==> flow/design.v <==
module pe (
    input clk, en,
    input      [7:0] a, b,
    output reg [15:0] out
);
    always @(posedge clk) begin
        if (en) begin
            out <= a*b;
        end else begin  
            out <= 0;
        end
    end
endmodule
module cu_engine (
    input  clk, nrst,
    input  [71:0] filter, 
    input  [23:0] data_in,
    input  [ 8:0] pe_en_ctrl,
    output [15:0] pe_out
);
    reg [23:0] dff [0:1];
    wire [143:0] psum;
    pe pe00 (.clk(clk), .en(pe_en_ctrl[0]), .a(data_in[ 7: 0]), .b(filter[ 7: 0]), .out(psum[15: 0]));
    pe pe10 (.clk(clk), .en(pe_en_ctrl[1]), .a(data_in[15: 8]), .b(filter[15: 8]), .out(psum[31:16]));
    pe pe20 (.clk(clk), .en(pe_en_ctrl[2]), .a(data_in[23:16]), .b(filter[23:16]), .out(psum[47:32]));
    pe pe01 (.clk(clk), .en(pe_en_ctrl[3]), .a(dff[0][ 7: 0]), .b(filter[31:24]), .out(psum[63:48]));
    pe pe11 (.clk(clk), .en(pe_en_ctrl[4]), .a(dff[0][15: 8]), .b(filter[39:32]), .out(psum[79:64]));
    pe pe21 (.clk(clk), .en(pe_en_ctrl[5]), .a(dff[0][23:16]), .b(filter[47:40]), .out(psum[95:80]));
    pe pe02 (.clk(clk), .en(pe_en_ctrl[6]), .a(dff[1][ 7: 0]), .b(filter[55:48]), .out(psum[111: 96]));
    pe pe12 (.clk(clk), .en(pe_en_ctrl[7]), .a(dff[1][15: 8]), .b(filter[63:56]), .out(psum[127:112]));
    pe pe22 (.clk(clk), .en(pe_en_ctrl[8]), .a(dff[1][23:16]), .b(filter[71:64]), .out(psum[143:128]));
    always @(posedge clk) begin
        if (!nrst) begin
            dff[0] <= 0;
            dff[1] <= 0;
        end else begin
            dff[0] <= data_in;
            dff[1] <= dff[0]; 
        end
    end
    assign pe_out = psum[15:0] + psum[31:16] + psum[47:32] + psum[63:48] + psum[79:64] + psum[95:80] + psum[111:96] + psum[127:112] + psum[143:128];
endmodule
# Tool chain data of cu_engine
# The steps from the RTL of cu_engine to its reports follow in flow order.
# Line numbers count from 1 in the design file above.
# Library cell names are shortened.
# A cell with -- has no value.
[inputs] top="cu_engine" clk_port="clk" library="sky130hd" lib_corner="tt_025C_1v80"

# Word-level counts
# Counts by Yosys on the flattened word-level netlist (proc, flatten, opt, wreduce). Print and check cells are left out. Cells with the same type and inputs are merged into one.
[classes] n_addsub=8 mul=9
[ops] op="multiplier 8 x 8 -> 16 bit" n=9
[ops] op="adder 16 bit" n=8
[word_totals] elab_cells=28 input_bits=107 out_inout_bits=16 ff_bits=192

# Depth
# Yosys ltp: most cells in a row. Word level: on the elaborated netlist, between registers, memories and ports. Mapped: between sequential cells and ports; inverters and the memories' decode and read muxes count.
[depth] word_depth=8 ABC_AREA=0 depth_mapped=17 ltp_nobuf=16

# Synthesis result
# Yosys stat after the flow's synthesis: flattened, memories mapped to cells. It holds for the ABC_AREA given above (unset counts as 0); a run with the other value may have another netlist.
# The area totals of this step are shown rounded.
[types] type="fa_1" n=425 area_total_um2=8508.16
[types] type="ha_1" n=340 area_total_um2=4254.08
[types] type="dfxtp_1" n=192 area_total_um2=3.84E+03
[types] type="and2_1" n=556 area_total_um2=3.48E+03
[types] type="inv_1" n=609 area_total_um2=2.29E+03
[types] type="nand2_1" n=112 area_total_um2=420.403
[types] type="xnor2_1" n=48 area_total_um2=420.403
[types] type="o21a_1" n=45 area_total_um2=337.824
[types] type="nor2_1" n=88 area_total_um2=330.317
[types] type="a21oi_1" n=65 area_total_um2=325.312
[types] type="a21o_1" n=38 area_total_um2=285.274
[types] type="xor2_1" n=31 area_total_um2=271.51
[types] type="o21ai_0" n=43 area_total_um2=215.206
[types] type="nor3_1" n=39 area_total_um2=195.187
[types] type="a211oi_1" n=22 area_total_um2=165.158
[types] type="nor2b_1" n=20 area_total_um2=125.12
[types] type="nand2b_1" n=16 area_total_um2=100.096
[types] type="o21bai_1" n=12 area_total_um2=90.086
# Other cell types: 37; their cells: 152.
[synth_totals] n_buf=11 yosys_area_um2=27000 ff_cells=192 stdcells=2853 seqArea_um2=3800
# By module: a second synthesis without flattening, with its own total; a netlist apart from the flattened one above.
[hier_totals] hier_cells=2895 area_unflattened_um2=27000
# Each row is one instance without its submodules.
[by_module] mod="pe" n_inst=9 n_cells=274 area_um2=2500 mod_seq_area_um2=320
[by_module] mod="cu_engine" n_inst=1 n_cells=429 area_um2=4500 mod_seq_area_um2=960

# Path before layout
# Source: OpenSTA report_checks on the synthesized netlist (no wires, ideal clock, input and output delay 20% of the period each), path of least setup slack; recovery checks are left aside. Register names are those of the netlist, which keeps one name where synthesis merged equal registers.
[synth_timing] path_kind="reg-to-output" start="register pe02.out[2]" end="output port pe_out[14]" path_buffers=0 driving_pins=15 slack_ns=0.780 required_ns=4.960 delay_ns=4.180 tclk_ns=6.2 launch_ns=0.000 arrival_ns=4.180 output_delay_ns=1.240 synth_period_reached_ns=5.42
# "delay_ns" = arrival - input delay + setup time.
# At an output port there is no setup time.
# "driving_pins": output pins that drive a net of the path, with the launching flip-flop's if there is one; two outputs of one cell count as two.
# "synth_period_reached_ns" is the clock period less the worst setup slack; recovery checks do not enter. This is arithmetic on one report: input and output delays are still those of the set period (20% each).
# The rows between start and end are the longest chain of elaborated cells between them; the timing report does not say that the signal goes this way. Where chains are equally long, one stands for them.
# A line is the first line of the expression or statement that the cell stems from. Yosys adds cells for indexed reads and writes and turns some case tables into memories.
[synth_between] path_cell_list="dfxtp_1 fa_1 fa_1 fa_1 inv_1 fa_1 inv_1 ha_1 fa_1 a211oi_1 o211ai_1 a41oi_1 o21bai_1 a21oi_1 xnor2_1" elab_chain_len=3 cells_between=3 cone_lines=1 cone_classes="add/sub: 3"
[synth_rtl] item="start, declared" line_no=4 text="output reg [15:0] out"
[synth_rtl] item="start, assigned" line_no=8 text="out <= a*b;"
[synth_rtl] item="start, assigned" line_no=10 text="out <= 0;"
[synth_rtl] item="adder 16 bit x3" line_no=41 text="assign pe_out = psum[15:0] + psum[31:16] + psum[47:32] + psum[63:48] + psum[79:64] + psum[95:80] + psum[111:96 ..."
[synth_rtl] item="end, declared" line_no=19 text="output [15:0] pe_out"

# Timing after layout
# Path of least setup slack in the final report of flow run 1 (OpenROAD, finished layout, wires in). Where an end is a register, its clock arrival counts in the times.
[layout_timing] path_kind="reg-to-output" start="register pe00.out[2]" end="output port pe_out[14]" required_ns=4.96 launch_ns=0.46 path_buffers=1 tclk_ns=6.2 driving_pins=18 output_delay_ns=1.24 slack_ns=0.17 arrival_ns=4.79
# The rows between start and end are the longest chain of elaborated cells between them; the timing report does not say that the signal goes this way. Where chains are equally long, one stands for them.
[layout_between] path_cell_list="dfxtp_1 inv_1 fa_1 inv_1 fa_1 fa_1 inv_1 fa_1 inv_1 ha_2 fa_2 a211oi_2 o211ai_1 a41oi_2 o21bai_1 a21oi_2 xnor2_2 buf_2" elab_chain_len=8 cells_between=8 cone_lines=1 cone_classes="add/sub: 8"
[layout_rtl] item="start, declared" line_no=4 text="output reg [15:0] out"
[layout_rtl] item="start, assigned" line_no=8 text="out <= a*b;"
[layout_rtl] item="start, assigned" line_no=10 text="out <= 0;"
[layout_rtl] item="adder 16 bit x8" line_no=41 text="assign pe_out = psum[15:0] + psum[31:16] + psum[47:32] + psum[63:48] + psum[79:64] + psum[95:80] + psum[111:96 ..."
[layout_rtl] item="end, declared" line_no=19 text="output [15:0] pe_out"

# Measured data: module cu_engine, platform sky130hd, 5 stored runs of the flow under differing settings, order arbitrary. Input and output delays are each 20% of the period that was set; the output load is 0.01 pF.
# "achieved_clock_period_ns": clock period set for the run, less the worst setup slack. It is reckoned from that one timing run; input and output delays stay at 20% of the period that was set.
# "timing.worst_path_ns" means the part of the period allowed to the worst setup path (the constraints hold back 20% at inputs and 20% at outputs) less its slack; where the path has registers, the arrival times of their clocks count too.
# "power_total_mw" rests on the timing tool's default activity at the inputs, not on a simulated workload.
# The results are shown rounded.
run="flow run 1" settings CORE_UTILIZATION=40 period_ns=6.2 CAP_MARGIN=20 CORE_MARGIN=2 SLEW_MARGIN=20
run="flow run 1" results design_die_area_um2=69000 synth_area_um2=27000 final_cell_area_um2=30000 fin_util_pct=45 timing.worst_path_ns=4.79 critical_path_kind="reg-to-output" achieved_clock_period_ns=6.033 holdWs_ns=0.60 power_total_mw=13 tns_ns=0.000 setup_ws_ns=0.17
run="flow run 2" settings CORE_ASPECT_RATIO=1.56 CORE_UTILIZATION=22 CTS_CLUSTER_SIZE=35 MIN_ROUTING_LAYER="met1" PLACE_DENSITY_LB_ADDON=0.07 SETUP_SLACK_MARGIN=0.36 SLEW_MARGIN=0 TNS_END_PERCENT=65 period_ns=8.31 CAP_MARGIN=20 CORE_MARGIN=2
run="flow run 2" results design_die_area_um2=120000 synth_area_um2=27000 final_cell_area_um2=31000 fin_util_pct=25 timing.worst_path_ns=5.87 critical_path_kind="reg-to-output" achieved_clock_period_ns=7.530 holdWs_ns=0.61 power_total_mw=11 tns_ns=0.000 setup_ws_ns=0.78
run="flow run 3" settings CELL_PAD_IN_SITES_DETAIL_PLACEMENT=2 CELL_PAD_IN_SITES_GLOBAL_PLACEMENT=3 CORE_ASPECT_RATIO=0.91 CORE_UTILIZATION=32 GPL_ROUTABILITY_DRIVEN=0 GPL_TIMING_DRIVEN=0 MAX_ROUTING_LAYER="met5" MIN_ROUTING_LAYER="met1" SETUP_SLACK_MARGIN=0.84 SLEW_MARGIN=20 period_ns=3.55 CAP_MARGIN=20 CORE_MARGIN=2
run="flow run 3" results design_die_area_um2=86000 synth_area_um2=27000 final_cell_area_um2=34000 fin_util_pct=41 timing.worst_path_ns=4.93 critical_path_kind="reg-to-output" achieved_clock_period_ns=5.645 holdWs_ns=0.45 power_total_mw=29 tns_ns=-57 setup_ws_ns=-2.1
run="flow run 4" settings CORE_UTILIZATION=44 period_ns=6.07 CAP_MARGIN=20 CORE_MARGIN=2 SLEW_MARGIN=20
run="flow run 4" results design_die_area_um2=63000 synth_area_um2=27000 final_cell_area_um2=30000 fin_util_pct=50 timing.worst_path_ns=4.78 critical_path_kind="reg-to-output" achieved_clock_period_ns=5.998 holdWs_ns=0.62 power_total_mw=14 tns_ns=0.000 setup_ws_ns=0.072
run="flow run 5" settings ABC_AREA=0 CAP_MARGIN=10 CELL_PAD_IN_SITES_DETAIL_PLACEMENT=0 CORE_MARGIN=9 CORE_UTILIZATION=19 CTS_CLUSTER_DIAMETER=267 CTS_CLUSTER_SIZE=12 GPL_ROUTABILITY_DRIVEN=0 PLACE_DENSITY=0.73 SETUP_SLACK_MARGIN=0.86 TNS_END_PERCENT=60 period_ns=4.51 SLEW_MARGIN=20
run="flow run 5" results design_die_area_um2=150000 synth_area_um2=27000 final_cell_area_um2=37000 fin_util_pct=26 timing.worst_path_ns=4.97 critical_path_kind="reg-to-output" achieved_clock_period_ns=5.875 holdWs_ns=0.58 power_total_mw=26 tns_ns=-12 setup_ws_ns=-1.4
